==> flow/design.v <==
module sig_altmult_add
(
	input signed [15:0] dataa, datab, datac, datad,
	input 		clock, aclr,
	output reg 	[32:0] result
);
	reg signed	[15:0] dataa_reg, datab_reg, datac_reg, datad_reg;
	reg signed	[31:0] mult0_result, mult1_result;
	always @ (posedge clock or posedge aclr) begin
    	if (aclr) begin
			dataa_reg <= {16{1'b0}};
			datab_reg <= {16{1'b0}};
			datac_reg <= {16{1'b0}};
			datad_reg <= {16{1'b0}};
			mult0_result <= {32{1'b0}};
			mult1_result <= {32{1'b0}};
			result <= {33{1'b0}};
		end
		else begin
			dataa_reg <= dataa;
			datab_reg <= datab;
			datac_reg <= datac;
			datad_reg <= datad;
			mult0_result <= dataa_reg * datab_reg;
			mult1_result <= datac_reg * datad_reg;
			result <= mult0_result + mult1_result;
		end
	end
endmodule
# Reports on sig_altmult_add
# Tool output for the design above before and after an edit, in the order of the flow.
# "orig" refers to lines of the RTL above, "edited" to lines of the edited file.
# "delta": "edited" minus "orig" as printed here. "change_rel_pct": 100 x difference / "orig".
# Operators: Yosys type, input widths -> output width; for muxes data width and select width s.
# Library cell names are shortened.
# The mark - stands for no value.
[design] top="sig_altmult_add" clk_port="clock" lib="sky130hd" corner="tt_025C_1v80"

# The edit
# The edit as a unified diff against the file above.
# This change comes from a script, not from a designer. The edited design behaves differently; no optimisation was intended.
# begin of diff
@@ -7,15 +7,6 @@
 	reg signed	[15:0] dataa_reg, datab_reg, datac_reg, datad_reg;
 	reg signed	[31:0] mult0_result, mult1_result;
-	always @ (posedge clock or posedge aclr) begin
-    	if (aclr) begin
-			dataa_reg <= {16{1'b0}};
-			datab_reg <= {16{1'b0}};
-			datac_reg <= {16{1'b0}};
-			datad_reg <= {16{1'b0}};
-			mult0_result <= {32{1'b0}};
-			mult1_result <= {32{1'b0}};
-			result <= {33{1'b0}};
-		end
-		else begin
+	always @ (posedge clock) begin
+    	begin
 			dataa_reg <= dataa;
 			datab_reg <= datab;
# end of diff

# Word-level counts
# Yosys after proc, flatten, opt, wreduce and memory -nomap, before mapping. Enables and synchronous resets that opt folds into registers are not counted as muxes. Memory bits, and registers merged into a memory's read port (data or address), are not among the register bits. Print and check cells are not counted. Equal cells are merged and count once.
[bits] item="inputBits" orig=66 edited=66 delta=0 change_rel_pct=0.00
[bits] item="regBits" orig=161 edited=161 delta=0 change_rel_pct=0.00
[bits] item="wordCells" orig=10 edited=10 delta=0 change_rel_pct=0.00
[bits] item="clocked_rd_ports_x_width" orig=0 edited=0 delta=0
[bits] item="ram_bits" orig=0 edited=0 delta=0
[bits] item="rom_bits" orig=0 edited=0 delta=0
[bits] item="mem_count" orig=0 edited=0 delta=0
[bits] item="output_inout_bits" orig=33 edited=33 delta=0 change_rel_pct=0.00
[bits] item="latchBits" orig=0 edited=0 delta=0
[op_classes] item="multipliers" orig=2 edited=2 delta=0 change_rel_pct=0.00
[op_classes] item="n_reduce_logical" orig=0 edited=0 delta=0
[op_classes] item="div_mod_pow" orig=0 edited=0 delta=0
[op_classes] item="equal" orig=0 edited=0 delta=0
[op_classes] item="n_addsub" orig=1 edited=1 delta=0 change_rel_pct=0.00
[op_classes] item="compare" orig=0 edited=0 delta=0
[op_classes] item="shifts" orig=0 edited=0 delta=0
[op_classes] item="bitwise" orig=0 edited=0 delta=0
[op_classes] item="muxes" orig=0 edited=0 delta=0
# Operator kinds equal on both sides are left out: 2.

# Depth
# Yosys ltp: most cells in a row. Word level: on the elaborated netlist, between registers, memories and ports. Mapped: between sequential cells and ports; inverters and the memories' decode and read muxes count.
[depth] item="word_depth" orig=1 edited=1 delta=0 change_rel_pct=0.00
[depth] item="ABC_AREA" orig="0" edited="0"
[depth] item="ltp_mapped" orig=24 edited=24 delta=0 change_rel_pct=0.00
[depth] item="depth_no_buf" orig=23 edited=23 delta=0 change_rel_pct=0.00

# Synthesis result
# Yosys stat after the flow's synthesis: flattened, memories mapped to cells. It holds for the ABC_AREA given above (unset counts as 0); a run with the other value may have another netlist.
[mapped] item="ffs" orig=161 edited=161 delta=0 change_rel_pct=0.00
[mapped] item="synth_area_um2" orig=25525.7 edited=24716.2 delta=-809.5 change_rel_pct=-3.17
[mapped] item="stdcells" orig=2596 edited=2583 delta=-13 change_rel_pct=-0.50
[mapped] item="buf_cells" orig=76 edited=72 delta=-4 change_rel_pct=-5.26
[mapped] item="seq_area_um2" orig=4028.9 edited=3223.1 delta=-805.8 change_rel_pct=-20.00
[types] type="dfrtp_1" orig=161 edited=0 delta=-161 change_rel_pct=-100.00
[types] type="dfxtp_1" orig=0 edited=161 delta=161
[types] type="o21ai_1" orig=1 edited=15 delta=14 change_rel_pct=1400.00
[types] type="nor2_1" orig=75 edited=63 delta=-12 change_rel_pct=-16.00
[types] type="a21o_1" orig=37 edited=25 delta=-12 change_rel_pct=-32.43
[types] type="o21a_1" orig=15 edited=5 delta=-10 change_rel_pct=-66.67
[types] type="a211oi_2" orig=0 edited=7 delta=7
[types] type="o21ai_0" orig=31 edited=36 delta=5 change_rel_pct=16.13
[types] type="a211oi_1" orig=10 edited=5 delta=-5 change_rel_pct=-50.00
[types] type="xor2_1" orig=23 edited=27 delta=4 change_rel_pct=17.39
[types] type="nand3_1" orig=17 edited=21 delta=4 change_rel_pct=23.53
[types] type="a31oi_1" orig=13 edited=9 delta=-4 change_rel_pct=-30.77
[types] type="nor2b_1" orig=12 edited=8 delta=-4 change_rel_pct=-33.33
[types] type="mux2i_1" orig=5 edited=1 delta=-4 change_rel_pct=-80.00
[types] type="a21boi_0" orig=4 edited=0 delta=-4 change_rel_pct=-100.00
[types] type="o221ai_1" orig=4 edited=0 delta=-4 change_rel_pct=-100.00
[types] type="o31ai_1" orig=4 edited=8 delta=4 change_rel_pct=100.00
[types] type="nand2_1" orig=275 edited=278 delta=3 change_rel_pct=1.09
# Cell types equal on both sides are left out: 14.
# Not every row of either side is listed.

# Path before layout
# Path of least setup slack by OpenSTA after synthesis, without wires, with an ideal clock, recovery checks aside; 20% of the period is set as input and as output delay. Where synthesis merged equal registers, the netlist keeps one of their names.
[synth_timing] item="path_kind" orig="register -> register" edited="register -> register"
[synth_timing] item="startpoint" orig="reg datac_reg[15]" edited="reg dataa_reg[15]"
[synth_timing] item="endpoint" orig="reg mult1_result[31]" edited="reg mult0_result[31]"
[synth_timing] item="path_slack_ps" orig=721 edited=982 delta=261
[synth_timing] item="path_buffers" orig=2 edited=1 delta=-1 change_rel_pct=-50.00
[synth_timing] item="required_time_ps" orig=6920 edited=6879 delta=-41 change_rel_pct=-0.59
[synth_timing] item="arrival_ps" orig=6199 edited=5897 delta=-302 change_rel_pct=-4.87
[synth_timing] item="setup_time_ps" orig=80 edited=121 delta=41
[synth_timing] item="path_delay_ps" orig=6279 edited=6018 delta=-261 change_rel_pct=-4.16
[synth_timing] item="launch_ps" orig=0 edited=0 delta=0
[synth_timing] item="path_stages" orig=22 edited=21 delta=-1 change_rel_pct=-4.55
[synth_timing] item="period_ps" orig=7000 edited=7000 delta=0 change_rel_pct=0.00
[synth_timing] item="period_less_setup_slack_ps" orig=6279 edited=6018 delta=-261 change_rel_pct=-4.16
# "path_delay_ps" is the arrival time less input delay plus setup time.
# "path_stages": output pins that drive a net of the path, with the launching flip-flop's if there is one; two outputs of one cell count as two.
# "period_less_setup_slack_ps" is the clock period less the worst setup slack; recovery checks do not enter. This is arithmetic on one report: input and output delays are still those of the set period (20% each).
# Between the ends stands the longest chain of elaborated cells between them, by number of cells; it is not shown to be the way that was timed. Of several equally long chains one is given.
# Each line given opens the expression or statement behind the cell; cells for indexed reads and writes are added by Yosys, which also makes memories of some case tables.
[synth_between_orig] cell_sequence="dfrtp_1 -> clkbuf_1 -> nand2_1 -> inv_1 -> fa_1 -> fa_1 -> fa_1 -> fa_1 -> fa_1 -> inv_1 -> fa_1 -> inv_1 -> ha_1 -> clkbuf_1 -> o21a_1 -> o21ai_0 -> o221a_2 -> a21boi_0 -> a2111oi_2 -> o31ai_1 -> a21oi_1 -> xnor2_1" elab_chain_cells=1 cone_cells=1 cone_lines=1 classes_between="1 x mul"
[synth_rtl_orig] item="start, declared" line=7 text="reg signed [15:0] dataa_reg, datab_reg, datac_reg, datad_reg;"
[synth_rtl_orig] item="start, assigned" line=13 text="datac_reg <= {16{1'b0}};"
[synth_rtl_orig] item="start, assigned" line=22 text="datac_reg <= datac;"
[synth_rtl_orig] item="$mul 16x16->32" line=25 text="mult1_result <= datac_reg * datad_reg;"
[synth_rtl_orig] item="end, assigned" line=16 text="mult1_result <= {32{1'b0}};"
[synth_rtl_orig] item="end, assigned" line=25
[synth_rtl_orig] item="end, declared" line=8 text="reg signed [31:0] mult0_result, mult1_result;"
[synth_between_edited] cell_sequence="dfxtp_1 -> clkbuf_1 -> nand2_1 -> inv_1 -> fa_1 -> fa_1 -> fa_1 -> fa_1 -> fa_1 -> inv_1 -> fa_1 -> inv_1 -> ha_1 -> a21oi_1 -> nand2_1 -> a21oi_1 -> o21a_1 -> a2bb2oi_1 -> o311ai_4 -> a221o_1 -> xnor2_1" elab_chain_cells=1 cone_cells=1 cone_lines=1 classes_between="1 x mul"
[synth_rtl_edited] item="start, declared" line=7 text="reg signed [15:0] dataa_reg, datab_reg, datac_reg, datad_reg;"
[synth_rtl_edited] item="start, assigned" line=11 text="dataa_reg <= dataa;"
[synth_rtl_edited] item="$mul 16x16->32" line=15 text="mult0_result <= dataa_reg * datab_reg;"
[synth_rtl_edited] item="end, assigned" line=15
[synth_rtl_edited] item="end, declared" line=8 text="reg signed [31:0] mult0_result, mult1_result;"

# Path in the finished layout
# Path of least setup slack in the final report of the runs of pair A (OpenROAD, finished layout, wires in). Where an end is a register, its clock arrival counts in the times.
# The report prints the path's times to 10 ps; the period is as set.
[layout_timing] item="path_kind" orig="register -> register" edited="register -> register"
[layout_timing] item="startpoint" orig="reg dataa_reg[11]" edited="reg datab_reg[1]"
[layout_timing] item="endpoint" orig="reg mult0_result[28]" edited="reg mult0_result[31]"
[layout_timing] item="path_buffers" orig=0 edited=0 delta=0
[layout_timing] item="path_stages" orig=19 edited=20 delta=1 change_rel_pct=5.26
[layout_timing] item="path_slack_ps" orig=290 edited=350 delta=60
[layout_timing] item="arrival_ps" orig=6840 edited=6800 delta=-40 change_rel_pct=-0.58
[layout_timing] item="required_time_ps" orig=7130 edited=7150 delta=20 change_rel_pct=0.28
[layout_timing] item="period_ps" orig=6780 edited=6780 delta=0 change_rel_pct=0.00
[layout_timing] item="setup_time_ps" orig=130 edited=110 delta=-20
[layout_timing] item="launch_ps" orig=480 edited=480 delta=0 change_rel_pct=0.00
# Between the ends stands the longest chain of elaborated cells between them, by number of cells; it is not shown to be the way that was timed. Of several equally long chains one is given.
[layout_between_orig] cell_sequence="dfrtp_1 -> nand2_1 -> fa_1 -> fa_1 -> fa_1 -> inv_1 -> fa_1 -> fa_1 -> inv_1 -> fa_1 -> inv_1 -> ha_1 -> a2111o_1 -> or3_1 -> nand4_1 -> o21bai_1 -> a221oi_1 -> o41ai_1 -> xor2_1" elab_chain_cells=1 cone_cells=1 cone_lines=1 classes_between="1 x mul"
[layout_rtl_orig] item="start, declared" line=7 text="reg signed [15:0] dataa_reg, datab_reg, datac_reg, datad_reg;"
[layout_rtl_orig] item="start, assigned" line=11 text="dataa_reg <= {16{1'b0}};"
[layout_rtl_orig] item="start, assigned" line=20 text="dataa_reg <= dataa;"
[layout_rtl_orig] item="$mul 16x16->32" line=24 text="mult0_result <= dataa_reg * datab_reg;"
[layout_rtl_orig] item="end, assigned" line=15 text="mult0_result <= {32{1'b0}};"
[layout_rtl_orig] item="end, assigned" line=24
[layout_rtl_orig] item="end, declared" line=8 text="reg signed [31:0] mult0_result, mult1_result;"
[layout_between_edited] cell_sequence="dfxtp_1 -> nand2_1 -> inv_1 -> fa_1 -> fa_1 -> fa_1 -> fa_1 -> fa_1 -> inv_1 -> fa_1 -> inv_1 -> ha_1 -> a21oi_1 -> nand2_1 -> a21oi_1 -> o21a_1 -> a2bb2oi_1 -> o311ai_4 -> a221o_1 -> xnor2_1" elab_chain_cells=1 cone_cells=1 cone_lines=1 classes_between="1 x mul"
[layout_rtl_edited] item="start, declared" line=7 text="reg signed [15:0] dataa_reg, datab_reg, datac_reg, datad_reg;"
[layout_rtl_edited] item="start, assigned" line=12 text="datab_reg <= datab;"
[layout_rtl_edited] item="$mul 16x16->32" line=15 text="mult0_result <= dataa_reg * datab_reg;"
[layout_rtl_edited] item="end, assigned" line=15
[layout_rtl_edited] item="end, declared" line=8 text="reg signed [31:0] mult0_result, mult1_result;"

# Flow runs
# Both versions went through the flow (Yosys, OpenROAD) with the same settings in each pair. Constraints: input delay and output delay 20% of the set period each, output load 0.01 pF.
[settings_pair_A] CORE_UTILIZATION=40 period_ns=6.78 CAP_MARGIN=20 CORE_MARGIN=2 SLEW_MARGIN=20
[measured_pair_A] item="timing.setup.tns_ps" orig=0 edited=0 delta=0
[measured_pair_A] item="final_setup_ws_ps" orig=287 edited=350 delta=63
[measured_pair_A] item="final_cell_area_um2" orig=28189.5 edited=27131.0 delta=-1058.5 change_rel_pct=-3.75
[measured_pair_A] item="synth_area_um2" orig=25525.7 edited=24716.2 delta=-809.5 change_rel_pct=-3.17
[measured_pair_A] item="worst_hold_slack_ps" orig=486 edited=493 delta=7
[measured_pair_A] item="design.die.area_um2" orig=65851.3 edited=63794.1 delta=-2057.2 change_rel_pct=-3.12
[measured_pair_A] item="achieved_clock_period_ps" orig=6493 edited=6430 delta=-63 change_rel_pct=-0.97
[settings_pair_B] ABC_AREA=0 CELL_PAD_IN_SITES_DETAIL_PLACEMENT=1 CORE_ASPECT_RATIO=0.76 CORE_UTILIZATION=18 PLACE_DENSITY_LB_ADDON=0.04 SETUP_SLACK_MARGIN=-0.53 period_ns=7.12 CAP_MARGIN=20 CORE_MARGIN=2 SLEW_MARGIN=20
[measured_pair_B] item="timing.setup.tns_ps" orig=0 edited=0 delta=0
[measured_pair_B] item="final_setup_ws_ps" orig=160 edited=419 delta=259
[measured_pair_B] item="final_cell_area_um2" orig=29688.5 edited=28716.3 delta=-972.2 change_rel_pct=-3.27
[measured_pair_B] item="synth_area_um2" orig=25525.7 edited=24716.2 delta=-809.5 change_rel_pct=-3.17
[measured_pair_B] item="worst_hold_slack_ps" orig=507 edited=471 delta=-36
[measured_pair_B] item="design.die.area_um2" orig=144865.0 edited=140320.0 delta=-4545.0 change_rel_pct=-3.14
[measured_pair_B] item="achieved_clock_period_ps" orig=6960 edited=6701 delta=-259 change_rel_pct=-3.72
# "achieved_clock_period_ps" is the run's clock period less its worst setup slack. It is reckoned from that one timing run; input and output delays stay at 20% of the period that was set.
